==> flow/design.v <==
`timescale 1ns/10ps
module IOTDF( clk, rst, in_en, iot_in, fn_sel, busy, valid, iot_out);
input          clk;
input          rst;
input          in_en;
input  [7:0]   iot_in;
input  [2:0]   fn_sel;
output         busy;
output         valid;
output [127:0] iot_out;
localparam ENCRYPT = 1, DECRYPT = 2, CRC_GEN = 3, TOP2MAX = 4, LAST2MIN = 5;
localparam FUNC_LEFT_1 = 0, FUNC_LEFT_2 = 1, FUNC_RIGHT_1 = 2, FUNC_RIGHT_2 = 3, FUNC_KEEP = 4;
reg [3:0]cnt_read_r, cnt_read_w;  
reg [2:0]cnt_round_r, cnt_round_w;  
reg [1:0]start_output_flag_r, start_output_flag_w;  
reg [2:0] fn_sel_r;
wire [2:0]fn_sel_w = fn_sel;
reg [127:0]iot_in_r, iot_in_w;
reg valid_r;
reg [127:0]iot_out1_r, iot_out1_w;
reg [127:0]iot_out2_r, iot_out2_w;
wire [63:0]IP_out;
wire [31:0]IP_out_L, IP_out_R;
wire [63:0]FP_in, FP_out;
wire [31:0]XOR_out, XOR_in1, XOR_in2;
reg [31:0]MUX_out1_63_32, MUX_out1_31_0;
wire [63:0]MUX_out1_127_64;
wire [55:0]MUX_sub_key_gen_in;
reg [2:0]sub_key_gen_func;
wire [55:0]PC1_out;
wire [47:0]KEY;
wire [55:0]KEY_before_PC2_w, KEY_before_PC2_r;  
wire [2:0]CRC_remainder;
reg [10:0]crc_dividend_in;
reg [127:0]crc_iot_out1_w;
reg Is_in_biggerthan_out1_r, Is_in_biggerthan_out1_w;  
reg Is_in_biggerthan_out2_r, Is_in_biggerthan_out2_w;  
wire Is_in_biggerthan_out1_8b, Is_in_biggerthan_out2_8b;  
wire Is_in_equal_out1_8b, Is_in_equal_out2_8b;  
reg [7:0]cmp_in_in, cmp_in_out1, cmp_in_out2;  
assign busy = 0;
assign valid = valid_r; 
assign iot_out = ((fn_sel_r==TOP2MAX || fn_sel_r==LAST2MIN) && cnt_read_r==1)? iot_out1_r:iot_out2_r;  
always@(*)begin
	cnt_read_w = (in_en)?cnt_read_r + 1'b1:cnt_read_r;
end
always@(posedge clk or posedge rst)begin
	if(rst) cnt_read_r <= 0;
	else cnt_read_r <= cnt_read_w;
end
always@(*)begin
	cnt_round_w = (cnt_read_r==15)? cnt_round_r + 1'b1:cnt_round_r;
end
always@(posedge clk or posedge rst)begin
	if(rst) cnt_round_r <= 0;
	else cnt_round_r <= cnt_round_w;
end
always@(*)begin
	if(start_output_flag_r==0 && cnt_read_r==15)start_output_flag_w = 1;
	else if(start_output_flag_r==1 && cnt_read_r==15)start_output_flag_w = 2;
	else start_output_flag_w = start_output_flag_r;
end
always@(posedge clk or posedge rst)begin
	if(rst) start_output_flag_r <= 0;
	else start_output_flag_r <= start_output_flag_w;
end
always@(posedge clk)begin  
	if(rst)begin end
	else fn_sel_r <= fn_sel_w;
end
always@(posedge clk or posedge rst)begin
	if(rst) valid_r <= 1'b0;
	else if((fn_sel_r==TOP2MAX || fn_sel_r==LAST2MIN))begin
		valid_r <= ((cnt_read_r==0 || cnt_read_r==1) && cnt_round_r==0 && start_output_flag_r == 2);
	end
	else begin
		valid_r <= (cnt_read_r==0 && start_output_flag_r == 2);
	end 
end
always@(posedge clk)begin
	if(rst)begin end
	else iot_in_r <= iot_in_w;
end
always@(*)begin
	iot_out1_w = iot_out1_r;
	if(fn_sel_r==ENCRYPT || fn_sel_r==DECRYPT)begin
		iot_out1_w[63:0] = {MUX_out1_63_32, MUX_out1_31_0};
		iot_out1_w[119:64] = KEY_before_PC2_w;
	end
	else if(fn_sel_r==CRC_GEN)begin
		if(cnt_read_r==0)iot_out1_w = iot_in_r;
		else iot_out1_w = crc_iot_out1_w;
	end
	else begin  
		if(cnt_round_r==1 && cnt_read_r==0)begin  
			iot_out1_w = iot_in_r; 
		end
		else if(cnt_read_r==0)begin  
			if((fn_sel_r==TOP2MAX  &&   Is_in_biggerthan_out1_w &&  Is_in_biggerthan_out2_w)||
			   (fn_sel_r==LAST2MIN && (!Is_in_biggerthan_out1_w)&&(!Is_in_biggerthan_out2_w))) iot_out1_w = iot_in_r;
		end
	end
end
always@(posedge clk)begin
	if(rst)begin end
	else iot_out1_r <= iot_out1_w;
end
always@(*)begin
	iot_out2_w = iot_out2_r;
	if(fn_sel_r==ENCRYPT || fn_sel_r==DECRYPT)begin
		if(cnt_read_r==0)iot_out2_w[63:0] = FP_out;  
		if(cnt_read_r==1)iot_out2_w[127:64] = iot_in_r[127:64];  
	end
	else if(fn_sel_r==CRC_GEN)begin
		if(cnt_read_r==0)iot_out2_w = CRC_remainder; 
	end
	else begin  
		if(cnt_round_r==1 && cnt_read_r==0)begin  
			iot_out2_w = (fn_sel_r==TOP2MAX)? 0:{128{1'b1}};  
		end
		else if(cnt_read_r==0)begin  
			if(fn_sel_r==TOP2MAX && Is_in_biggerthan_out2_w)begin
				if(Is_in_biggerthan_out1_w) iot_out2_w = iot_out1_r;
				else iot_out2_w = iot_in_r;
			end
			if(fn_sel_r==LAST2MIN && !Is_in_biggerthan_out2_w)begin
				if(!Is_in_biggerthan_out1_w) iot_out2_w = iot_out1_r;
				else iot_out2_w = iot_in_r;
			end
		end
	end
end
always@(posedge clk)begin
	if(rst)begin end
	else iot_out2_r <= iot_out2_w;
end
assign IP_out = {iot_in_r[ 6],iot_in_r[14],iot_in_r[22],iot_in_r[30]
			    ,iot_in_r[38],iot_in_r[46],iot_in_r[54],iot_in_r[62]
			    ,iot_in_r[ 4],iot_in_r[12],iot_in_r[20],iot_in_r[28]
			    ,iot_in_r[36],iot_in_r[44],iot_in_r[52],iot_in_r[60]
			    ,iot_in_r[ 2],iot_in_r[10],iot_in_r[18],iot_in_r[26]
			    ,iot_in_r[34],iot_in_r[42],iot_in_r[50],iot_in_r[58]
			    ,iot_in_r[ 0],iot_in_r[ 8],iot_in_r[16],iot_in_r[24]
			    ,iot_in_r[32],iot_in_r[40],iot_in_r[48],iot_in_r[56]
			    ,iot_in_r[ 7],iot_in_r[15],iot_in_r[23],iot_in_r[31]
			    ,iot_in_r[39],iot_in_r[47],iot_in_r[55],iot_in_r[63]
			    ,iot_in_r[ 5],iot_in_r[13],iot_in_r[21],iot_in_r[29]
			    ,iot_in_r[37],iot_in_r[45],iot_in_r[53],iot_in_r[61]
			    ,iot_in_r[ 3],iot_in_r[11],iot_in_r[19],iot_in_r[27]
			    ,iot_in_r[35],iot_in_r[43],iot_in_r[51],iot_in_r[59]
			    ,iot_in_r[ 1],iot_in_r[ 9],iot_in_r[17],iot_in_r[25]
			    ,iot_in_r[33],iot_in_r[41],iot_in_r[49],iot_in_r[57]};
assign 	{IP_out_L, IP_out_R} = IP_out;
assign FP_in = {XOR_out, iot_out1_r[31:0]};
assign FP_out = {FP_in[24],FP_in[56],FP_in[16],FP_in[48]
			    ,FP_in[ 8],FP_in[40],FP_in[ 0],FP_in[32]
			    ,FP_in[25],FP_in[57],FP_in[17],FP_in[49]
			    ,FP_in[ 9],FP_in[41],FP_in[ 1],FP_in[33]
			    ,FP_in[26],FP_in[58],FP_in[18],FP_in[50]
			    ,FP_in[10],FP_in[42],FP_in[ 2],FP_in[34]
			    ,FP_in[27],FP_in[59],FP_in[19],FP_in[51]
			    ,FP_in[11],FP_in[43],FP_in[ 3],FP_in[35]
			    ,FP_in[28],FP_in[60],FP_in[20],FP_in[52]
			    ,FP_in[12],FP_in[44],FP_in[ 4],FP_in[36]
			    ,FP_in[29],FP_in[61],FP_in[21],FP_in[53]
			    ,FP_in[13],FP_in[45],FP_in[ 5],FP_in[37]
			    ,FP_in[30],FP_in[62],FP_in[22],FP_in[54]
			    ,FP_in[14],FP_in[46],FP_in[ 6],FP_in[38]
			    ,FP_in[31],FP_in[63],FP_in[23],FP_in[55]
			    ,FP_in[15],FP_in[47],FP_in[ 7],FP_in[39]};
assign PC1_out = {iot_in_r[ 71],iot_in_r[ 79],iot_in_r[ 87],iot_in_r[95]
				 ,iot_in_r[103],iot_in_r[111],iot_in_r[119],iot_in_r[127]
				 ,iot_in_r[ 70],iot_in_r[ 78],iot_in_r[ 86],iot_in_r[94]
				 ,iot_in_r[102],iot_in_r[110],iot_in_r[118],iot_in_r[126]
				 ,iot_in_r[ 69],iot_in_r[ 77],iot_in_r[ 85],iot_in_r[93]
				 ,iot_in_r[101],iot_in_r[109],iot_in_r[117],iot_in_r[125]
				 ,iot_in_r[ 68],iot_in_r[ 76],iot_in_r[ 84],iot_in_r[92]
				 ,iot_in_r[ 65],iot_in_r[ 73],iot_in_r[ 81],iot_in_r[89]
				 ,iot_in_r[ 97],iot_in_r[105],iot_in_r[113],iot_in_r[121]
				 ,iot_in_r[ 66],iot_in_r[ 74],iot_in_r[ 82],iot_in_r[90]
				 ,iot_in_r[ 98],iot_in_r[106],iot_in_r[114],iot_in_r[122]
				 ,iot_in_r[ 67],iot_in_r[ 75],iot_in_r[ 83],iot_in_r[91]
				 ,iot_in_r[ 99],iot_in_r[107],iot_in_r[115],iot_in_r[123]
				 ,iot_in_r[100],iot_in_r[108],iot_in_r[116],iot_in_r[124]};
assign KEY_before_PC2_r = iot_out1_r[119:64];
assign KEY = {KEY_before_PC2_r[42],KEY_before_PC2_r[39],KEY_before_PC2_r[45],KEY_before_PC2_r[32]			     
			 ,KEY_before_PC2_r[55],KEY_before_PC2_r[51],KEY_before_PC2_r[53],KEY_before_PC2_r[28]			     
			 ,KEY_before_PC2_r[41],KEY_before_PC2_r[50],KEY_before_PC2_r[35],KEY_before_PC2_r[46]			     
			 ,KEY_before_PC2_r[33],KEY_before_PC2_r[37],KEY_before_PC2_r[44],KEY_before_PC2_r[52]			     
			 ,KEY_before_PC2_r[30],KEY_before_PC2_r[48],KEY_before_PC2_r[40],KEY_before_PC2_r[49]			     
			 ,KEY_before_PC2_r[29],KEY_before_PC2_r[36],KEY_before_PC2_r[43],KEY_before_PC2_r[54]			     
			 ,KEY_before_PC2_r[15],KEY_before_PC2_r[ 4],KEY_before_PC2_r[25],KEY_before_PC2_r[19]			     
			 ,KEY_before_PC2_r[ 9],KEY_before_PC2_r[ 1],KEY_before_PC2_r[26],KEY_before_PC2_r[16]			     
			 ,KEY_before_PC2_r[ 5],KEY_before_PC2_r[11],KEY_before_PC2_r[23],KEY_before_PC2_r[ 8]			     
			 ,KEY_before_PC2_r[12],KEY_before_PC2_r[ 7],KEY_before_PC2_r[17],KEY_before_PC2_r[ 0]			     
			 ,KEY_before_PC2_r[22],KEY_before_PC2_r[ 3],KEY_before_PC2_r[10],KEY_before_PC2_r[14]			
			 ,KEY_before_PC2_r[ 6],KEY_before_PC2_r[20],KEY_before_PC2_r[27],KEY_before_PC2_r[24]};
always@(*)begin
	if(fn_sel_r==1)begin  
		if(cnt_read_r==0||cnt_read_r==1||cnt_read_r==8||cnt_read_r==15) sub_key_gen_func = FUNC_LEFT_1;  
		else sub_key_gen_func = FUNC_LEFT_2;  
	end
	else begin  
		if(cnt_read_r==0||cnt_read_r==1||cnt_read_r==8||cnt_read_r==15) sub_key_gen_func = (cnt_read_r==0)? FUNC_KEEP:FUNC_RIGHT_1;  
		else sub_key_gen_func = FUNC_RIGHT_2;  
	end
end
Sub_Key Sub_Key_u(
	.sub_key_in(MUX_sub_key_gen_in),
	.func_in(sub_key_gen_func),
	.sub_key_out(KEY_before_PC2_w));	
F_Function F_Function_u(
.key_in(KEY),
.R_in(iot_out1_r[31:0]),
.F_out(XOR_in2));
assign XOR_in1 = iot_out1_r[63:32];
assign XOR_out = XOR_in1 ^ XOR_in2;
assign MUX_sub_key_gen_in = (cnt_read_r==0)? PC1_out:KEY_before_PC2_r;
always@(*)begin
	if(cnt_read_r==0)MUX_out1_63_32 = IP_out_L;
	else MUX_out1_63_32 = iot_out1_r[31:0];
end
always@(*)begin
	if(cnt_read_r==0)MUX_out1_31_0 = IP_out_R;
	else MUX_out1_31_0 = XOR_out;
end
CRC_Gen CRC_Gen_u(
.crc_dividend_in(crc_dividend_in),  
.crc_remainder_out(CRC_remainder));
always@(*)begin
	Is_in_biggerthan_out1_w = (Is_in_equal_out1_8b)? Is_in_biggerthan_out1_r:Is_in_biggerthan_out1_8b;
	Is_in_biggerthan_out2_w = (Is_in_equal_out2_8b)? Is_in_biggerthan_out2_r:Is_in_biggerthan_out2_8b;
end
always@(posedge clk)begin
	if(rst)begin end
	else begin
		Is_in_biggerthan_out1_r <= Is_in_biggerthan_out1_w;
		Is_in_biggerthan_out2_r <= Is_in_biggerthan_out2_w;
	end
end
always@(*)begin
	iot_in_w = iot_in_r;
	crc_iot_out1_w = iot_out1_r;
	case(cnt_read_r)
	1:begin
		cmp_in_in   =   iot_in_r[7:0];
		cmp_in_out1 = iot_out1_r[7:0];
		cmp_in_out2 = iot_out2_r[7:0];
		iot_in_w[15:8] = iot_in;
		crc_dividend_in = iot_out1_r[127:117];
		crc_iot_out1_w[119:117] = CRC_remainder;
	end
	2:begin
		cmp_in_in   =   iot_in_r[15:8];
		cmp_in_out1 = iot_out1_r[15:8];
		cmp_in_out2 = iot_out2_r[15:8];
		iot_in_w[23:16] = iot_in;
		crc_dividend_in = iot_out1_r[119:109];
		crc_iot_out1_w[111:109] = CRC_remainder;
	end
	3:begin
		cmp_in_in   =   iot_in_r[23:16];
		cmp_in_out1 = iot_out1_r[23:16];
		cmp_in_out2 = iot_out2_r[23:16];
		iot_in_w[31:24] = iot_in;
		crc_dividend_in = iot_out1_r[111:101];
		crc_iot_out1_w[103:101] = CRC_remainder;
	end
	4:begin
		cmp_in_in   =   iot_in_r[31:24];
		cmp_in_out1 = iot_out1_r[31:24];
		cmp_in_out2 = iot_out2_r[31:24];
		iot_in_w[39:32] = iot_in;
		crc_dividend_in = iot_out1_r[103:93];
		crc_iot_out1_w[95:93] = CRC_remainder;
	end
	5:begin
		cmp_in_in   =   iot_in_r[39:32];
		cmp_in_out1 = iot_out1_r[39:32];
		cmp_in_out2 = iot_out2_r[39:32];
		iot_in_w[47:40] = iot_in;
		crc_dividend_in = iot_out1_r[95:85];
		crc_iot_out1_w[87:85] = CRC_remainder;
	end
	6:begin
		cmp_in_in   =   iot_in_r[47:40];
		cmp_in_out1 = iot_out1_r[47:40];
		cmp_in_out2 = iot_out2_r[47:40];
		iot_in_w[55:48] = iot_in;
		crc_dividend_in = iot_out1_r[87:77];
		crc_iot_out1_w[79:77] = CRC_remainder;
	end
	7:begin
		cmp_in_in   =   iot_in_r[55:48];
		cmp_in_out1 = iot_out1_r[55:48];
		cmp_in_out2 = iot_out2_r[55:48];
		iot_in_w[63:56] = iot_in;
		crc_dividend_in = iot_out1_r[79:69];
		crc_iot_out1_w[71:69] = CRC_remainder;
	end
	8:begin
		cmp_in_in   =   iot_in_r[63:56];
		cmp_in_out1 = iot_out1_r[63:56];
		cmp_in_out2 = iot_out2_r[63:56];
		iot_in_w[71:64] = iot_in;
		crc_dividend_in = iot_out1_r[71:61];
		crc_iot_out1_w[63:61] = CRC_remainder;
	end
	9:begin
		cmp_in_in   =   iot_in_r[71:64];
		cmp_in_out1 = iot_out1_r[71:64];
		cmp_in_out2 = iot_out2_r[71:64];
		iot_in_w[79:72] = iot_in;
		crc_dividend_in = iot_out1_r[63:53];
		crc_iot_out1_w[55:53] = CRC_remainder;
	end
	10:begin
		cmp_in_in   =   iot_in_r[79:72];
		cmp_in_out1 = iot_out1_r[79:72];
		cmp_in_out2 = iot_out2_r[79:72];
		iot_in_w[87:80] = iot_in;
		crc_dividend_in = iot_out1_r[55:45];
		crc_iot_out1_w[47:45] = CRC_remainder;
	end
	11:begin
		cmp_in_in   =   iot_in_r[87:80];
		cmp_in_out1 = iot_out1_r[87:80];
		cmp_in_out2 = iot_out2_r[87:80];
		iot_in_w[95:88] = iot_in;
		crc_dividend_in = iot_out1_r[47:37];
		crc_iot_out1_w[39:37] = CRC_remainder;
	end
	12:begin
		cmp_in_in   =   iot_in_r[95:88];
		cmp_in_out1 = iot_out1_r[95:88];
		cmp_in_out2 = iot_out2_r[95:88];
		iot_in_w[103:96] = iot_in;
		crc_dividend_in = iot_out1_r[39:29];
		crc_iot_out1_w[31:29] = CRC_remainder;
	end
	13:begin
		cmp_in_in   =   iot_in_r[103:96];
		cmp_in_out1 = iot_out1_r[103:96];
		cmp_in_out2 = iot_out2_r[103:96];
		iot_in_w[111:104] = iot_in;
		crc_dividend_in = iot_out1_r[31:21];
		crc_iot_out1_w[23:21] = CRC_remainder;
	end
	14:begin
		cmp_in_in   =   iot_in_r[111:104];
		cmp_in_out1 = iot_out1_r[111:104];
		cmp_in_out2 = iot_out2_r[111:104];
		iot_in_w[119:112] = iot_in;
		crc_dividend_in = iot_out1_r[23:13];
		crc_iot_out1_w[15:13] = CRC_remainder;
	end
	15:begin
		cmp_in_in   =   iot_in_r[119:112];
		cmp_in_out1 = iot_out1_r[119:112];
		cmp_in_out2 = iot_out2_r[119:112];
		iot_in_w[127:120] = iot_in;
		crc_dividend_in = iot_out1_r[15:5];
		crc_iot_out1_w[7:5] = CRC_remainder;
	end
	0:begin
		cmp_in_in   =   iot_in_r[127:120];
		cmp_in_out1 = iot_out1_r[127:120];
		cmp_in_out2 = iot_out2_r[127:120];
		iot_in_w[7:0] = iot_in;
		crc_dividend_in = {iot_out1_r[7:0], 3'b0};
	end
	endcase
end
assign Is_in_biggerthan_out1_8b = (cmp_in_in > cmp_in_out1);
assign Is_in_biggerthan_out2_8b = (cmp_in_in > cmp_in_out2);
assign Is_in_equal_out1_8b = (cmp_in_in == cmp_in_out1);
assign Is_in_equal_out2_8b = (cmp_in_in == cmp_in_out2);
endmodule
module F_Function(
input   [47:0] key_in,
input   [31:0] R_in,
output  [31:0] F_out);
wire [47:0]expansion_out = {R_in[ 0],R_in[31],R_in[30],R_in[29]
						   ,R_in[28],R_in[27],R_in[28],R_in[27]
						   ,R_in[26],R_in[25],R_in[24],R_in[23]
						   ,R_in[24],R_in[23],R_in[22],R_in[21]
						   ,R_in[20],R_in[19],R_in[20],R_in[19]
						   ,R_in[18],R_in[17],R_in[16],R_in[15]
						   ,R_in[16],R_in[15],R_in[14],R_in[13]
						   ,R_in[12],R_in[11],R_in[12],R_in[11]
						   ,R_in[10],R_in[ 9],R_in[ 8],R_in[ 7]
						   ,R_in[ 8],R_in[ 7],R_in[ 6],R_in[ 5]
						   ,R_in[ 4],R_in[ 3],R_in[ 4],R_in[ 3]
						   ,R_in[ 2],R_in[ 1],R_in[ 0],R_in[31]};
wire [47:0]xor_out = key_in ^ expansion_out;
wire [5:0]S1_in = xor_out[47:42];
wire [5:0]S2_in = xor_out[41:36];
wire [5:0]S3_in = xor_out[35:30];
wire [5:0]S4_in = xor_out[29:24];
wire [5:0]S5_in = xor_out[23:18];
wire [5:0]S6_in = xor_out[17:12];
wire [5:0]S7_in = xor_out[11: 6];
wire [5:0]S8_in = xor_out[ 5: 0];
reg [3:0]S1_out;
reg [3:0]S2_out;
reg [3:0]S3_out;
reg [3:0]S4_out;
reg [3:0]S5_out;
reg [3:0]S6_out;
reg [3:0]S7_out;
reg [3:0]S8_out;
always@(*)begin
	case({S1_in[5], S1_in[0]})
		2'b00:begin
			case(S1_in[4:1])
				4'b0000: S1_out = 14;
				4'b0001: S1_out = 4;
				4'b0010: S1_out = 13;
				4'b0011: S1_out = 1;
				4'b0100: S1_out = 2;
				4'b0101: S1_out = 15;
				4'b0110: S1_out = 11;
				4'b0111: S1_out = 8;
				4'b1000: S1_out = 3;
				4'b1001: S1_out = 10;
				4'b1010: S1_out = 6;
				4'b1011: S1_out = 12;
				4'b1100: S1_out = 5;
				4'b1101: S1_out = 9;
				4'b1110: S1_out = 0;
				4'b1111: S1_out = 7;
			endcase
		end
		2'b01:begin
			case(S1_in[4:1])
				4'b0000: S1_out = 0;
				4'b0001: S1_out = 15;
				4'b0010: S1_out = 7;
				4'b0011: S1_out = 4;
				4'b0100: S1_out = 14;
				4'b0101: S1_out = 2;
				4'b0110: S1_out = 13;
				4'b0111: S1_out = 1;
				4'b1000: S1_out = 10;
				4'b1001: S1_out = 6;
				4'b1010: S1_out = 12;
				4'b1011: S1_out = 11;
				4'b1100: S1_out = 9;
				4'b1101: S1_out = 5;
				4'b1110: S1_out = 3;
				4'b1111: S1_out = 8;
			endcase
		end
		2'b10:begin
			case(S1_in[4:1])
				4'b0000: S1_out = 4;
				4'b0001: S1_out = 1;
				4'b0010: S1_out = 14;
				4'b0011: S1_out = 8;
				4'b0100: S1_out = 13;
				4'b0101: S1_out = 6;
				4'b0110: S1_out = 2;
				4'b0111: S1_out = 11;
				4'b1000: S1_out = 15;
				4'b1001: S1_out = 12;
				4'b1010: S1_out = 9;
				4'b1011: S1_out = 7;
				4'b1100: S1_out = 3;
				4'b1101: S1_out = 10;
				4'b1110: S1_out = 5;
				4'b1111: S1_out = 0;
			endcase
		end
		2'b11:begin
			case(S1_in[4:1])
				4'b0000: S1_out = 15;
				4'b0001: S1_out = 12;
				4'b0010: S1_out = 8;
				4'b0011: S1_out = 2;
				4'b0100: S1_out = 4;
				4'b0101: S1_out = 9;
				4'b0110: S1_out = 1;
				4'b0111: S1_out = 7;
				4'b1000: S1_out = 5;
				4'b1001: S1_out = 11;
				4'b1010: S1_out = 3;
				4'b1011: S1_out = 14;
				4'b1100: S1_out = 10;
				4'b1101: S1_out = 0;
				4'b1110: S1_out = 6;
				4'b1111: S1_out = 13;
			endcase
		end
	endcase
end
always@(*)begin
	case({S2_in[5], S2_in[0]})
		2'b00:begin
			case(S2_in[4:1])
				4'b0000: S2_out = 15;
				4'b0001: S2_out = 1;
				4'b0010: S2_out = 8;
				4'b0011: S2_out = 14;
				4'b0100: S2_out = 6;
				4'b0101: S2_out = 11;
				4'b0110: S2_out = 3;
				4'b0111: S2_out = 4;
				4'b1000: S2_out = 9;
				4'b1001: S2_out = 7;
				4'b1010: S2_out = 2;
				4'b1011: S2_out = 13;
				4'b1100: S2_out = 12;
				4'b1101: S2_out = 0;
				4'b1110: S2_out = 5;
				4'b1111: S2_out = 10;
			endcase
		end
		2'b01:begin
			case(S2_in[4:1])
				4'b0000: S2_out = 3;
				4'b0001: S2_out = 13;
				4'b0010: S2_out = 4;
				4'b0011: S2_out = 7;
				4'b0100: S2_out = 15;
				4'b0101: S2_out = 2;
				4'b0110: S2_out = 8;
				4'b0111: S2_out = 14;
				4'b1000: S2_out = 12;
				4'b1001: S2_out = 0;
				4'b1010: S2_out = 1;
				4'b1011: S2_out = 10;
				4'b1100: S2_out = 6;
				4'b1101: S2_out = 9;
				4'b1110: S2_out = 11;
				4'b1111: S2_out = 5;
			endcase
		end
		2'b10:begin
			case(S2_in[4:1])
				4'b0000: S2_out = 0;
				4'b0001: S2_out = 14;
				4'b0010: S2_out = 7;
				4'b0011: S2_out = 11;
				4'b0100: S2_out = 10;
				4'b0101: S2_out = 4;
				4'b0110: S2_out = 13;
				4'b0111: S2_out = 1;
				4'b1000: S2_out = 5;
				4'b1001: S2_out = 8;
				4'b1010: S2_out = 12;
				4'b1011: S2_out = 6;
				4'b1100: S2_out = 9;
				4'b1101: S2_out = 3;
				4'b1110: S2_out = 2;
				4'b1111: S2_out = 15;
			endcase
		end
		2'b11:begin
			case(S2_in[4:1])
				4'b0000: S2_out = 13;
				4'b0001: S2_out = 8;
				4'b0010: S2_out = 10;
				4'b0011: S2_out = 1;
				4'b0100: S2_out = 3;
				4'b0101: S2_out = 15;
				4'b0110: S2_out = 4;
				4'b0111: S2_out = 2;
				4'b1000: S2_out = 11;
				4'b1001: S2_out = 6;
				4'b1010: S2_out = 7;
				4'b1011: S2_out = 12;
				4'b1100: S2_out = 0;
				4'b1101: S2_out = 5;
				4'b1110: S2_out = 14;
				4'b1111: S2_out = 9;
			endcase
		end
	endcase
end
always@(*)begin
	case({S3_in[5], S3_in[0]})
		2'b00:begin
			case(S3_in[4:1])
				4'b0000: S3_out = 10;
				4'b0001: S3_out = 0;
				4'b0010: S3_out = 9;
				4'b0011: S3_out = 14;
				4'b0100: S3_out = 6;
				4'b0101: S3_out = 3;
				4'b0110: S3_out = 15;
				4'b0111: S3_out = 5;
				4'b1000: S3_out = 1;
				4'b1001: S3_out = 13;
				4'b1010: S3_out = 12;
				4'b1011: S3_out = 7;
				4'b1100: S3_out = 11;
				4'b1101: S3_out = 4;
				4'b1110: S3_out = 2;
				4'b1111: S3_out = 8;
			endcase
		end
		2'b01:begin
			case(S3_in[4:1])
				4'b0000: S3_out = 13;
				4'b0001: S3_out = 7;
				4'b0010: S3_out = 0;
				4'b0011: S3_out = 9;
				4'b0100: S3_out = 3;
				4'b0101: S3_out = 4;
				4'b0110: S3_out = 6;
				4'b0111: S3_out = 10;
				4'b1000: S3_out = 2;
				4'b1001: S3_out = 8;
				4'b1010: S3_out = 5;
				4'b1011: S3_out = 14;
				4'b1100: S3_out = 12;
				4'b1101: S3_out = 11;
				4'b1110: S3_out = 15;
				4'b1111: S3_out = 1;
			endcase
		end
		2'b10:begin
			case(S3_in[4:1])
				4'b0000: S3_out = 13;
				4'b0001: S3_out = 6;
				4'b0010: S3_out = 4;
				4'b0011: S3_out = 9;
				4'b0100: S3_out = 8;
				4'b0101: S3_out = 15;
				4'b0110: S3_out = 3;
				4'b0111: S3_out = 0;
				4'b1000: S3_out = 11;
				4'b1001: S3_out = 1;
				4'b1010: S3_out = 2;
				4'b1011: S3_out = 12;
				4'b1100: S3_out = 5;
				4'b1101: S3_out = 10;
				4'b1110: S3_out = 14;
				4'b1111: S3_out = 7;
			endcase
		end
		2'b11:begin
			case(S3_in[4:1])
				4'b0000: S3_out = 1;
				4'b0001: S3_out = 10;
				4'b0010: S3_out = 13;
				4'b0011: S3_out = 0;
				4'b0100: S3_out = 6;
				4'b0101: S3_out = 9;
				4'b0110: S3_out = 8;
				4'b0111: S3_out = 7;
				4'b1000: S3_out = 4;
				4'b1001: S3_out = 15;
				4'b1010: S3_out = 14;
				4'b1011: S3_out = 3;
				4'b1100: S3_out = 11;
				4'b1101: S3_out = 5;
				4'b1110: S3_out = 2;
				4'b1111: S3_out = 12;
			endcase
		end
	endcase
end
always@(*)begin
	case({S4_in[5], S4_in[0]})
		2'b00:begin
			case(S4_in[4:1])
				4'b0000: S4_out = 7;
				4'b0001: S4_out = 13;
				4'b0010: S4_out = 14;
				4'b0011: S4_out = 3;
				4'b0100: S4_out = 0;
				4'b0101: S4_out = 6;
				4'b0110: S4_out = 9;
				4'b0111: S4_out = 10;
				4'b1000: S4_out = 1;
				4'b1001: S4_out = 2;
				4'b1010: S4_out = 8;
				4'b1011: S4_out = 5;
				4'b1100: S4_out = 11;
				4'b1101: S4_out = 12;
				4'b1110: S4_out = 4;
				4'b1111: S4_out = 15;
			endcase
		end
		2'b01:begin
			case(S4_in[4:1])
				4'b0000: S4_out = 13;
				4'b0001: S4_out = 8;
				4'b0010: S4_out = 11;
				4'b0011: S4_out = 5;
				4'b0100: S4_out = 6;
				4'b0101: S4_out = 15;
				4'b0110: S4_out = 0;
				4'b0111: S4_out = 3;
				4'b1000: S4_out = 4;
				4'b1001: S4_out = 7;
				4'b1010: S4_out = 2;
				4'b1011: S4_out = 12;
				4'b1100: S4_out = 1;
				4'b1101: S4_out = 10;
				4'b1110: S4_out = 14;
				4'b1111: S4_out = 9;
			endcase
		end
		2'b10:begin
			case(S4_in[4:1])
				4'b0000: S4_out = 10;
				4'b0001: S4_out = 6;
				4'b0010: S4_out = 9;
				4'b0011: S4_out = 0;
				4'b0100: S4_out = 12;
				4'b0101: S4_out = 11;
				4'b0110: S4_out = 7;
				4'b0111: S4_out = 13;
				4'b1000: S4_out = 15;
				4'b1001: S4_out = 1;
				4'b1010: S4_out = 3;
				4'b1011: S4_out = 14;
				4'b1100: S4_out = 5;
				4'b1101: S4_out = 2;
				4'b1110: S4_out = 8;
				4'b1111: S4_out = 4;
			endcase
		end
		2'b11:begin
			case(S4_in[4:1])
				4'b0000: S4_out = 3;
				4'b0001: S4_out = 15;
				4'b0010: S4_out = 0;
				4'b0011: S4_out = 6;
				4'b0100: S4_out = 10;
				4'b0101: S4_out = 1;
				4'b0110: S4_out = 13;
				4'b0111: S4_out = 8;
				4'b1000: S4_out = 9;
				4'b1001: S4_out = 4;
				4'b1010: S4_out = 5;
				4'b1011: S4_out = 11;
				4'b1100: S4_out = 12;
				4'b1101: S4_out = 7;
				4'b1110: S4_out = 2;
				4'b1111: S4_out = 14;
			endcase
		end
	endcase
end
always@(*)begin
	case({S5_in[5], S5_in[0]})
		2'b00:begin
			case(S5_in[4:1])
				4'b0000: S5_out = 2;
				4'b0001: S5_out = 12;
				4'b0010: S5_out = 4;
				4'b0011: S5_out = 1;
				4'b0100: S5_out = 7;
				4'b0101: S5_out = 10;
				4'b0110: S5_out = 11;
				4'b0111: S5_out = 6;
				4'b1000: S5_out = 8;
				4'b1001: S5_out = 5;
				4'b1010: S5_out = 3;
				4'b1011: S5_out = 15;
				4'b1100: S5_out = 13;
				4'b1101: S5_out = 0;
				4'b1110: S5_out = 14;
				4'b1111: S5_out = 9;
			endcase
		end
		2'b01:begin
			case(S5_in[4:1])
				4'b0000: S5_out = 14;
				4'b0001: S5_out = 11;
				4'b0010: S5_out = 2;
				4'b0011: S5_out = 12;
				4'b0100: S5_out = 4;
				4'b0101: S5_out = 7;
				4'b0110: S5_out = 13;
				4'b0111: S5_out = 1;
				4'b1000: S5_out = 5;
				4'b1001: S5_out = 0;
				4'b1010: S5_out = 15;
				4'b1011: S5_out = 10;
				4'b1100: S5_out = 3;
				4'b1101: S5_out = 9;
				4'b1110: S5_out = 8;
				4'b1111: S5_out = 6;
			endcase
		end
		2'b10:begin
			case(S5_in[4:1])
				4'b0000: S5_out = 4;
				4'b0001: S5_out = 2;
				4'b0010: S5_out = 1;
				4'b0011: S5_out = 11;
				4'b0100: S5_out = 10;
				4'b0101: S5_out = 13;
				4'b0110: S5_out = 7;
				4'b0111: S5_out = 8;
				4'b1000: S5_out = 15;
				4'b1001: S5_out = 9;
				4'b1010: S5_out = 12;
				4'b1011: S5_out = 5;
				4'b1100: S5_out = 6;
				4'b1101: S5_out = 3;
				4'b1110: S5_out = 0;
				4'b1111: S5_out = 14;
			endcase
		end
		2'b11:begin
			case(S5_in[4:1])
				4'b0000: S5_out = 11;
				4'b0001: S5_out = 8;
				4'b0010: S5_out = 12;
				4'b0011: S5_out = 7;
				4'b0100: S5_out = 1;
				4'b0101: S5_out = 14;
				4'b0110: S5_out = 2;
				4'b0111: S5_out = 13;
				4'b1000: S5_out = 6;
				4'b1001: S5_out = 15;
				4'b1010: S5_out = 0;
				4'b1011: S5_out = 9;
				4'b1100: S5_out = 10;
				4'b1101: S5_out = 4;
				4'b1110: S5_out = 5;
				4'b1111: S5_out = 3;
			endcase
		end
	endcase
end
always@(*)begin
	case({S6_in[5], S6_in[0]})
		2'b00:begin
			case(S6_in[4:1])
				4'b0000: S6_out = 12;
				4'b0001: S6_out = 1;
				4'b0010: S6_out = 10;
				4'b0011: S6_out = 15;
				4'b0100: S6_out = 9;
				4'b0101: S6_out = 2;
				4'b0110: S6_out = 6;
				4'b0111: S6_out = 8;
				4'b1000: S6_out = 0;
				4'b1001: S6_out = 13;
				4'b1010: S6_out = 3;
				4'b1011: S6_out = 4;
				4'b1100: S6_out = 14;
				4'b1101: S6_out = 7;
				4'b1110: S6_out = 5;
				4'b1111: S6_out = 11;
			endcase
		end
		2'b01:begin
			case(S6_in[4:1])
				4'b0000: S6_out = 10;
				4'b0001: S6_out = 15;
				4'b0010: S6_out = 4;
				4'b0011: S6_out = 2;
				4'b0100: S6_out = 7;
				4'b0101: S6_out = 12;
				4'b0110: S6_out = 9;
				4'b0111: S6_out = 5;
				4'b1000: S6_out = 6;
				4'b1001: S6_out = 1;
				4'b1010: S6_out = 13;
				4'b1011: S6_out = 14;
				4'b1100: S6_out = 0;
				4'b1101: S6_out = 11;
				4'b1110: S6_out = 3;
				4'b1111: S6_out = 8;
			endcase
		end
		2'b10:begin
			case(S6_in[4:1])
				4'b0000: S6_out = 9;
				4'b0001: S6_out = 14;
				4'b0010: S6_out = 15;
				4'b0011: S6_out = 5;
				4'b0100: S6_out = 2;
				4'b0101: S6_out = 8;
				4'b0110: S6_out = 12;
				4'b0111: S6_out = 3;
				4'b1000: S6_out = 7;
				4'b1001: S6_out = 0;
				4'b1010: S6_out = 4;
				4'b1011: S6_out = 10;
				4'b1100: S6_out = 1;
				4'b1101: S6_out = 13;
				4'b1110: S6_out = 11;
				4'b1111: S6_out = 6;
			endcase
		end
		2'b11:begin
			case(S6_in[4:1])
				4'b0000: S6_out = 4;
				4'b0001: S6_out = 3;
				4'b0010: S6_out = 2;
				4'b0011: S6_out = 12;
				4'b0100: S6_out = 9;
				4'b0101: S6_out = 5;
				4'b0110: S6_out = 15;
				4'b0111: S6_out = 10;
				4'b1000: S6_out = 11;
				4'b1001: S6_out = 14;
				4'b1010: S6_out = 1;
				4'b1011: S6_out = 7;
				4'b1100: S6_out = 6;
				4'b1101: S6_out = 0;
				4'b1110: S6_out = 8;
				4'b1111: S6_out = 13;
			endcase
		end
	endcase
end
always@(*)begin
	case({S7_in[5], S7_in[0]})
		2'b00:begin
			case(S7_in[4:1])
				4'b0000: S7_out = 4;
				4'b0001: S7_out = 11;
				4'b0010: S7_out = 2;
				4'b0011: S7_out = 14;
				4'b0100: S7_out = 15;
				4'b0101: S7_out = 0;
				4'b0110: S7_out = 8;
				4'b0111: S7_out = 13;
				4'b1000: S7_out = 3;
				4'b1001: S7_out = 12;
				4'b1010: S7_out = 9;
				4'b1011: S7_out = 7;
				4'b1100: S7_out = 5;
				4'b1101: S7_out = 10;
				4'b1110: S7_out = 6;
				4'b1111: S7_out = 1;
			endcase
		end
		2'b01:begin
			case(S7_in[4:1])
				4'b0000: S7_out = 13;
				4'b0001: S7_out = 0;
				4'b0010: S7_out = 11;
				4'b0011: S7_out = 7;
				4'b0100: S7_out = 4;
				4'b0101: S7_out = 9;
				4'b0110: S7_out = 1;
				4'b0111: S7_out = 10;
				4'b1000: S7_out = 14;
				4'b1001: S7_out = 3;
				4'b1010: S7_out = 5;
				4'b1011: S7_out = 12;
				4'b1100: S7_out = 2;
				4'b1101: S7_out = 15;
				4'b1110: S7_out = 8;
				4'b1111: S7_out = 6;
			endcase
		end
		2'b10:begin
			case(S7_in[4:1])
				4'b0000: S7_out = 1;
				4'b0001: S7_out = 4;
				4'b0010: S7_out = 11;
				4'b0011: S7_out = 13;
				4'b0100: S7_out = 12;
				4'b0101: S7_out = 3;
				4'b0110: S7_out = 7;
				4'b0111: S7_out = 14;
				4'b1000: S7_out = 10;
				4'b1001: S7_out = 15;
				4'b1010: S7_out = 6;
				4'b1011: S7_out = 8;
				4'b1100: S7_out = 0;
				4'b1101: S7_out = 5;
				4'b1110: S7_out = 9;
				4'b1111: S7_out = 2;
			endcase
		end
		2'b11:begin
			case(S7_in[4:1])
				4'b0000: S7_out = 6;
				4'b0001: S7_out = 11;
				4'b0010: S7_out = 13;
				4'b0011: S7_out = 8;
				4'b0100: S7_out = 1;
				4'b0101: S7_out = 4;
				4'b0110: S7_out = 10;
				4'b0111: S7_out = 7;
				4'b1000: S7_out = 9;
				4'b1001: S7_out = 5;
				4'b1010: S7_out = 0;
				4'b1011: S7_out = 15;
				4'b1100: S7_out = 14;
				4'b1101: S7_out = 2;
				4'b1110: S7_out = 3;
				4'b1111: S7_out = 12;
			endcase
		end
	endcase
end
always@(*)begin
	case({S8_in[5], S8_in[0]})
		2'b00:begin
			case(S8_in[4:1])
				4'b0000: S8_out = 13;
				4'b0001: S8_out = 2;
				4'b0010: S8_out = 8;
				4'b0011: S8_out = 4;
				4'b0100: S8_out = 6;
				4'b0101: S8_out = 15;
				4'b0110: S8_out = 11;
				4'b0111: S8_out = 1;
				4'b1000: S8_out = 10;
				4'b1001: S8_out = 9;
				4'b1010: S8_out = 3;
				4'b1011: S8_out = 14;
				4'b1100: S8_out = 5;
				4'b1101: S8_out = 0;
				4'b1110: S8_out = 12;
				4'b1111: S8_out = 7;
			endcase
		end
		2'b01:begin
			case(S8_in[4:1])
				4'b0000: S8_out = 1;
				4'b0001: S8_out = 15;
				4'b0010: S8_out = 13;
				4'b0011: S8_out = 8;
				4'b0100: S8_out = 10;
				4'b0101: S8_out = 3;
				4'b0110: S8_out = 7;
				4'b0111: S8_out = 4;
				4'b1000: S8_out = 12;
				4'b1001: S8_out = 5;
				4'b1010: S8_out = 6;
				4'b1011: S8_out = 11;
				4'b1100: S8_out = 0;
				4'b1101: S8_out = 14;
				4'b1110: S8_out = 9;
				4'b1111: S8_out = 2;
			endcase
		end
		2'b10:begin
			case(S8_in[4:1])
				4'b0000: S8_out = 7;
				4'b0001: S8_out = 11;
				4'b0010: S8_out = 4;
				4'b0011: S8_out = 1;
				4'b0100: S8_out = 9;
				4'b0101: S8_out = 12;
				4'b0110: S8_out = 14;
				4'b0111: S8_out = 2;
				4'b1000: S8_out = 0;
				4'b1001: S8_out = 6;
				4'b1010: S8_out = 10;
				4'b1011: S8_out = 13;
				4'b1100: S8_out = 15;
				4'b1101: S8_out = 3;
				4'b1110: S8_out = 5;
				4'b1111: S8_out = 8;
			endcase
		end
		2'b11:begin
			case(S8_in[4:1])
				4'b0000: S8_out = 2;
				4'b0001: S8_out = 1;
				4'b0010: S8_out = 14;
				4'b0011: S8_out = 7;
				4'b0100: S8_out = 4;
				4'b0101: S8_out = 10;
				4'b0110: S8_out = 8;
				4'b0111: S8_out = 13;
				4'b1000: S8_out = 15;
				4'b1001: S8_out = 12;
				4'b1010: S8_out = 9;
				4'b1011: S8_out = 0;
				4'b1100: S8_out = 3;
				4'b1101: S8_out = 5;
				4'b1110: S8_out = 6;
				4'b1111: S8_out = 11;
			endcase
		end
	endcase
end
wire [31:0]P_in = {S1_out,S2_out,S3_out,S4_out,S5_out,S6_out,S7_out,S8_out};
assign F_out = {P_in[16],P_in[25],P_in[12],P_in[11]
			   ,P_in[ 3],P_in[20],P_in[ 4],P_in[15]
			   ,P_in[31],P_in[17],P_in[ 9],P_in[ 6]
			   ,P_in[27],P_in[14],P_in[ 1],P_in[22]
			   ,P_in[30],P_in[24],P_in[ 8],P_in[18]
			   ,P_in[ 0],P_in[ 5],P_in[29],P_in[23]
			   ,P_in[13],P_in[19],P_in[ 2],P_in[26]
			   ,P_in[10],P_in[21],P_in[28],P_in[ 7]};
endmodule
module Sub_Key(
input   [55:0] sub_key_in,
input   [2:0] func_in,
output  reg[55:0] sub_key_out);
localparam FUNC_LEFT_1 = 0, FUNC_LEFT_2 = 1, FUNC_RIGHT_1 = 2, FUNC_RIGHT_2 = 3, FUNC_KEEP = 4;
wire [27:0]sub_key_in_msb = sub_key_in[55:28];
wire [27:0]sub_key_in_lsb = sub_key_in[27:0];
wire [27:0]sub_key_in_msb_left_1 = {sub_key_in_msb[26:0], sub_key_in_msb[27]};
wire [27:0]sub_key_in_lsb_left_1 = {sub_key_in_lsb[26:0], sub_key_in_lsb[27]};
wire [27:0]sub_key_in_msb_left_2 = {sub_key_in_msb[25:0], sub_key_in_msb[27:26]};
wire [27:0]sub_key_in_lsb_left_2 = {sub_key_in_lsb[25:0], sub_key_in_lsb[27:26]};
wire [27:0]sub_key_in_msb_right_1 = {sub_key_in_msb[0], sub_key_in_msb[27:1]};
wire [27:0]sub_key_in_lsb_right_1 = {sub_key_in_lsb[0], sub_key_in_lsb[27:1]};
wire [27:0]sub_key_in_msb_right_2 = {sub_key_in_msb[1:0], sub_key_in_msb[27:2]};
wire [27:0]sub_key_in_lsb_right_2 = {sub_key_in_lsb[1:0], sub_key_in_lsb[27:2]};
always@(*)begin
	case(func_in)
		FUNC_LEFT_1: sub_key_out = {sub_key_in_msb_left_1, sub_key_in_lsb_left_1};
		FUNC_LEFT_2: sub_key_out = {sub_key_in_msb_left_2, sub_key_in_lsb_left_2};
		FUNC_RIGHT_1: sub_key_out = {sub_key_in_msb_right_1, sub_key_in_lsb_right_1};
		FUNC_RIGHT_2: sub_key_out = {sub_key_in_msb_right_2, sub_key_in_lsb_right_2};
		FUNC_KEEP: sub_key_out = sub_key_in;
		default: sub_key_out = sub_key_in;
	endcase
end
endmodule
module CRC_Gen(
input   [10:0] crc_dividend_in,
output   [2:0] crc_remainder_out);
assign crc_remainder_out[2] =  crc_dividend_in[9] ^ crc_dividend_in[8] ^ crc_dividend_in[6] ^ crc_dividend_in[5] ^ crc_dividend_in[3] ^ crc_dividend_in[2];
assign crc_remainder_out[1] =  crc_dividend_in[10] ^ crc_dividend_in[9] ^ crc_dividend_in[7] ^ crc_dividend_in[6] ^ crc_dividend_in[4] ^ crc_dividend_in[3] ^ crc_dividend_in[1];
assign crc_remainder_out[0] =  crc_dividend_in[0];
endmodule
## Step by step through the tools: IOTDF

What the tools print for IOTDF, step after step.
Line numbers count from 1 in the design file above.
Library cell names are shortened.
A cell with - has no value.

| inputs | value |
|---|---|
| top | IOTDF |
| clock input | clk |
| cell library | sky130hd |
| timing corner | tt_025C_1v80 |

## After elaboration

Counts by Yosys on the flattened word-level netlist (proc, flatten, opt, wreduce; memories kept). Register bits leave out memories and registers merged into their read ports (data or address). Print and check cells are left out.
Memory sizes are those after Yosys's memory passes, which may raise the word count (mostly to a power of two), join words into wider ones and drop unused or constant bits.

| bit counts | value |
|---|---|
| memories | 32 |
| memory bits (read-only) | 2048 |
| cells after elaboration | 363 |
| flip-flop bits (word level) | 399 |

| cells by class | value |
|---|---|
| reductions and logical operators | 106 |
| multiplexer cells | 77 |
| bitwise operators | 31 |
| equality and inequality tests | 71 |
| magnitude comparators | 2 |
| $add $sub $neg | 2 |

Memories:

| name | words | width | rd ports | wr ports | line | source |
|---|---|---|---|---|---|---|
| (no name shown) | 16 | 4 | 1 | 0 | 1003 | `case(S8_in[4:1])` |
| (no name shown) | 16 | 4 | 1 | 0 | 1023 | `case(S8_in[4:1])` |
| (no name shown) | 16 | 4 | 1 | 0 | 1043 | `case(S8_in[4:1])` |
| (no name shown) | 16 | 4 | 1 | 0 | 1063 | `case(S8_in[4:1])` |
| (no name shown) | 16 | 4 | 1 | 0 | 919 | `case(S7_in[4:1])` |
| (no name shown) | 16 | 4 | 1 | 0 | 939 | `case(S7_in[4:1])` |

Further memories, not shown: 26.

Operator list:

| cell | number |
|---|---|
| 128-bit 2-to-1 mux | 15 |
| 8-bit case mux with 16-bit select | 3 |
| 64-bit 2-to-1 mux | 5 |
| 15-bit OR reduction | 16 |
| 56-bit case mux with 4-bit select | 1 |
| 14-bit OR reduction | 15 |
| 11-bit case mux with 16-bit select | 1 |
| 8-bit 2-to-1 mux | 16 |
| 4-bit case mux with 4-bit select | 8 |
| 56-bit 2-to-1 mux | 2 |
| 4-bit AND reduction | 16 |
| 32-bit 2-to-1 mux | 2 |
| 4-bit != test (second input constant) | 15 |
| 3-bit 2-to-1 mux | 18 |
| 48-bit XOR | 1 |
| 2-bit == test (second input constant) | 17 |
| 2-bit AND reduction | 16 |
| 32-bit XOR | 1 |
| 4-bit == test (second input constant) | 8 |
| 1-bit inverter | 18 |
| 2-bit by 1-bit == test with 1-bit output (second input constant) | 9 |
| 2-bit zero test | 9 |
| 4-bit by 3-bit == test with 1-bit output (second input constant) | 4 |
| 8-bit greater-than comparator | 2 |
| 8-bit == test | 2 |
| 5-bit AND reduction | 3 |
| 1-bit logical AND | 13 |
| 3-bit by 2-bit == test with 1-bit output (second input constant) | 4 |

Not listed: further kinds 20, cells in them 49.

## Depth

Depth = most cells in a row (Yosys ltp): at word level without a register or memory, in the mapped netlist without a sequential cell, where the memories' decode and read muxes count.

| logic depth | value |
|---|---|
| depth after elaboration | 13 |
| ABC_AREA | 0 |
| gate-level depth with buffers | 24 |

## Netlist

Source: synth_stat.txt of the flow (Yosys; design flattened, memories mapped). It holds for the ABC_AREA given above (unset counts as 0); a run with the other value may have another netlist.
The area totals of this step are shown rounded.

| synthesis totals | value |
|---|---|
| mapped cells | 3366 |
| sequential area | 11960 um^2 |
| cell area after synthesis | 31210 um^2 |
| flip-flop cells | 400 |

Cell types:

| type | number |
|---|---|
| edfxtp_1 | 389 |
| mux2_2 | 138 |
| o21ai_0 | 249 |
| nand2_1 | 329 |
| a21oi_1 | 234 |
| clkbuf_1 | 301 |
| ha_1 | 84 |
| a22oi_1 | 130 |
| mux4_2 | 38 |
| a211oi_1 | 106 |
| nor2_1 | 176 |
| xnor2_1 | 72 |
| o2bb2ai_1 | 69 |
| xor2_1 | 63 |
| and3_1 | 77 |
| nand3_1 | 94 |
| mux2i_1 | 44 |
| a221oi_1 | 44 |

Other cell types: 67; their cells: 729.
The figures by module come from a second, unflattened synthesis with its own total; it is not the netlist above.

| unflattened totals | value |
|---|---|
| cells (unflattened synthesis) | 3453 |
| area (unflattened synthesis) | 32430 um^2 |

Each row is one instance without its submodules.

By module:

| module | area (um^2) | sequential area (um^2) | cells | instances |
|---|---|---|---|---|
| IOTDF | 25040 | 11960 | 2451 | 1 |
| F_Function | 5141 | 0.0 | 702 | 1 |
| Sub_Key | 2148 | 0.0 | 293 | 1 |
| CRC_Gen | 101.3 | 0.0 | 7 | 1 |

## Worst setup path after synthesis

Source: OpenSTA report_checks on the synthesized netlist (no wires, ideal clock, input and output delay 20% of the period each), path of least setup slack; recovery checks are left aside. Register names are those of the netlist, which keeps one name where synthesis merged equal registers.

| timing path after synthesis | value |
|---|---|
| kind | register to register |
| start | reg cnt_read_r[0] |
| end | reg iot_out2_r[100] |
| data required time | 5.435 ns |
| time at the first pin | 0.000 ns |
| arrival | 8.159 ns |
| stages on the path | 21 |
| clock period | 6.0 ns |
| slack | -2.724 ns |
| setup time | 0.565 ns |
| delay of the path | 8.724 ns |
| period reached after synthesis | 8.724 ns |

"delay of the path" = arrival - input delay + setup time.
"stages on the path" counts driving pins, that of a launching flip-flop among them; a cell with two outputs on the path counts twice.
"period reached after synthesis" is the clock period less the worst setup slack; recovery checks do not enter. This is arithmetic on one report: input and output delays are still those of the set period (20% each).
The rows between start and end are the longest chain of elaborated cells between them; the timing report does not say that the signal goes this way. Where chains are equally long, one stands for them.
A line is the first line of the expression or statement that the cell stems from. Yosys adds cells for indexed reads and writes and turns some case tables into memories.
Only ways into the end's enable, where the timed path ends, are counted here.

| on the way, after synthesis | value |
|---|---|
| cell sequence | dfrtp_1 -> inv_1 -> ha_1 -> buf_2 -> buf_2 -> nor3b_1 -> clkbuf_1 -> buf_1 -> a222oi_1 -> and3_1 -> a41oi_1 -> ha_1 -> a21o_1 -> a21o_1 -> a21oi_1 -> a21o_1 -> inv_1 -> a21o_1 -> a21oi_1 -> nor2_1 -> nor3_1 |
| length of the longest elaborated chain | 8 |
| elaborated cells on any way between the ends | 30 |
| classes of those cells | compare: 1; eq/ne: 18; mux: 3; reduce/logical: 8 |

Ends and longest elaborated chain, after synthesis:

| item | line | source |
|---|---|---|
| from (decl) | 13 | `reg [3:0]cnt_read_r, cnt_read_w;` |
| from (assign) | 48 | `if(rst) cnt_read_r <= 0;` |
| from (assign) | 49 | `else cnt_read_r <= cnt_read_w;` |
| 4-bit zero test | 244 | `case(cnt_read_r)` |
| 8-bit case mux with 16-bit select | 244 |  |
| 8-bit greater-than comparator | 375 | `assign Is_in_biggerthan_out2_8b = (cmp_in_in > cmp_in_out2);` |
| 1-bit 2-to-1 mux | 232 | `Is_in_biggerthan_out2_w = (Is_in_equal_out2_8b)? Is_in_biggerthan_out2_r:Is_in_biggerthan_out2_8b;` |
| 1-bit zero test | 126 | `if(fn_sel_r==LAST2MIN && !Is_in_biggerthan_out2_w)begin` |
| 1-bit logical AND | 126 |  |
| 5-bit nonzero test | - |  |
| 5-bit AND reduction | - |  |
| to (assign) | 135 | `else iot_out2_r <= iot_out2_w;` |
| to (decl) | 21 | `reg [127:0]iot_out2_r, iot_out2_w;` |

Nets of the timed path that keep an RTL name, with a line that drives or declares them; the list need not be complete.

Named nets, after synthesis:

| net | line |
|---|---|
| Is_in_biggerthan_out2_w | 232 |

## Path in the finished layout

Path of least setup slack in the final report of run 1 (OpenROAD, finished layout, wires in). Where an end is a register, its clock arrival counts in the times.

| timing path post-layout | value |
|---|---|
| kind | register to register |
| start | reg cnt_read_r[3] |
| end | reg iot_out2_r[0] |
| arrival | 5.28 ns |
| data required time | 5.26 ns |
| slack | -0.02 ns |
| setup time | 0.17 ns |
| time at the first pin | 0.66 ns |
| clock period | 4.79 ns |
| stages on the path | 23 |

The rows between start and end are the longest chain of elaborated cells between them; the timing report does not say that the signal goes this way. Where chains are equally long, one stands for them.
Ways into the end's enable are left out, as the timed path ends at the data pin.

| on the way, post-layout | value |
|---|---|
| cell sequence | dfrtp_2 -> buf_12 -> buf_4 -> and3b_2 -> buf_12 -> buf_4 -> a22o_4 -> a221o_1 -> a21oi_2 -> nand4_1 -> buf_12 -> o21ai_2 -> ha_2 -> nand4_1 -> nor3_1 -> a21o_1 -> buf_6 -> o2111ai_4 -> buf_4 -> buf_6 -> a211oi_1 -> a211o_1 -> a221oi_2 |
| length of the longest elaborated chain | 11 |
| elaborated cells on any way between the ends | 40 |
| classes of those cells | compare: 2; eq/ne: 17; mux: 16; reduce/logical: 5 |

Ends and longest elaborated chain, post-layout:

| item | line | source |
|---|---|---|
| from (decl) | 13 | `reg [3:0]cnt_read_r, cnt_read_w;` |
| from (assign) | 48 | `if(rst) cnt_read_r <= 0;` |
| from (assign) | 49 | `else cnt_read_r <= cnt_read_w;` |
| 4-bit zero test | 244 | `case(cnt_read_r)` |
| 8-bit case mux with 16-bit select | 244 |  |
| 8-bit greater-than comparator | 374 | `assign Is_in_biggerthan_out1_8b = (cmp_in_in > cmp_in_out1);` |
| 1-bit 2-to-1 mux | 231 | `Is_in_biggerthan_out1_w = (Is_in_equal_out1_8b)? Is_in_biggerthan_out1_r:Is_in_biggerthan_out1_8b;` |
| 128-bit 2-to-1 mux | 123 | `if(Is_in_biggerthan_out1_w) iot_out2_w = iot_out1_r;` |
| 128-bit 2-to-1 mux | 122 | `if(fn_sel_r==TOP2MAX && Is_in_biggerthan_out2_w)begin` |
| 128-bit 2-to-1 mux | 126 | `if(fn_sel_r==LAST2MIN && !Is_in_biggerthan_out2_w)begin` |
| 128-bit 2-to-1 mux | 121 | `else if(cnt_read_r==0)begin` |
| 128-bit 2-to-1 mux | 118 | `if(cnt_round_r==1 && cnt_read_r==0)begin` |
| 128-bit 2-to-1 mux | 114 | `else if(fn_sel_r==CRC_GEN)begin` |
| 64-bit 2-to-1 mux | 110 | `if(fn_sel_r==ENCRYPT \|\| fn_sel_r==DECRYPT)begin` |
| to (assign) | 135 | `else iot_out2_r <= iot_out2_w;` |
| to (decl) | 21 | `reg [127:0]iot_out2_r, iot_out2_w;` |

Wiki page: IOTDF / flow data

IOTDF through Yosys and OpenROAD on sky130hd: 2 stored runs, unordered, with their settings and measured results. The constraints put input and output delay at 20% of the set period each and load the outputs with 0.01 pF.
"clock period achieved" means the clock period less the worst setup slack. The figure is calculated, with input and output delays left at 20% of the set period.
By "time of the worst setup path" is meant the share of the clock period that the worst setup path is allowed (20% is reserved at inputs, 20% at outputs), minus its slack. Clock arrival times at its registers enter into it.
Measured values are rounded.

## Run 1

==> flow/run.sh <==
#!/bin/bash
# the make line also repeats the synthesis and layout settings of config.mk as NAME=value (left out here)
make -C /OpenROAD-flow-scripts/flow DESIGN_CONFIG=/design/flow/config.mk WORK_HOME=/design/flow/orfs CLKGATE_MAP_FILE= finish
==> flow/config.mk <==
export PLATFORM = sky130hd
export DESIGN_NAME = IOTDF
export DESIGN_NICKNAME = IOTDF
export VERILOG_FILES = /design/flow/design.v
export SDC_FILE = /design/flow/constraint.sdc
export NUM_CORES = 4
export LEC_CHECK = 0
export CAP_MARGIN = 20
export CORE_MARGIN = 2
export CORE_UTILIZATION = 30
export SETUP_SLACK_MARGIN = 0.1
export SLEW_MARGIN = 20
==> flow/constraint.sdc <==
create_clock -name core_clock -period 4.79 [get_ports {clk}]
set_input_delay 0.9580 -clock core_clock [delete_from_list [all_inputs] [get_ports {clk}]]
set_output_delay 0.9580 -clock core_clock [all_outputs]
set_load 0.01 [all_outputs]

| result of run 1 | value |
|---|---|
| time of the worst setup path | 4.81 ns |
| critical path type | register to register |
| smallest hold slack | 0.495 ns |
| clock period achieved | 4.811 ns |
| setup slack of the worst path | -0.021 ns |
| area inside the die boundary | 106600 um^2 |
| mapped cell area after synthesis | 31210 um^2 |
| sum of negative setup slack | -0.032 ns |
| standard-cell area after layout | 40500 um^2 |

## Run 2

==> flow/run.sh <==
#!/bin/bash
# the make line also repeats the synthesis and layout settings of config.mk as NAME=value (left out here)
make -C /OpenROAD-flow-scripts/flow DESIGN_CONFIG=/design/flow/config.mk WORK_HOME=/design/flow/orfs CLKGATE_MAP_FILE= finish
==> flow/config.mk <==
export PLATFORM = sky130hd
export DESIGN_NAME = IOTDF
export DESIGN_NICKNAME = IOTDF
export VERILOG_FILES = /design/flow/design.v
export SDC_FILE = /design/flow/constraint.sdc
export NUM_CORES = 4
export LEC_CHECK = 0
export CAP_MARGIN = 0
export CORE_ASPECT_RATIO = 1.43
export CORE_MARGIN = 6
export CORE_UTILIZATION = 59
export CTS_CLUSTER_DIAMETER = 350
export GPL_TIMING_DRIVEN = 0
export PLACE_DENSITY_LB_ADDON = 0.03
export SLEW_MARGIN = 20
export TNS_END_PERCENT = 70
==> flow/constraint.sdc <==
create_clock -name core_clock -period 8.46 [get_ports {clk}]
set_input_delay 1.6920 -clock core_clock [delete_from_list [all_inputs] [get_ports {clk}]]
set_output_delay 1.6920 -clock core_clock [all_outputs]
set_load 0.01 [all_outputs]

Run 2: incomplete, routing halted on GRT-0116
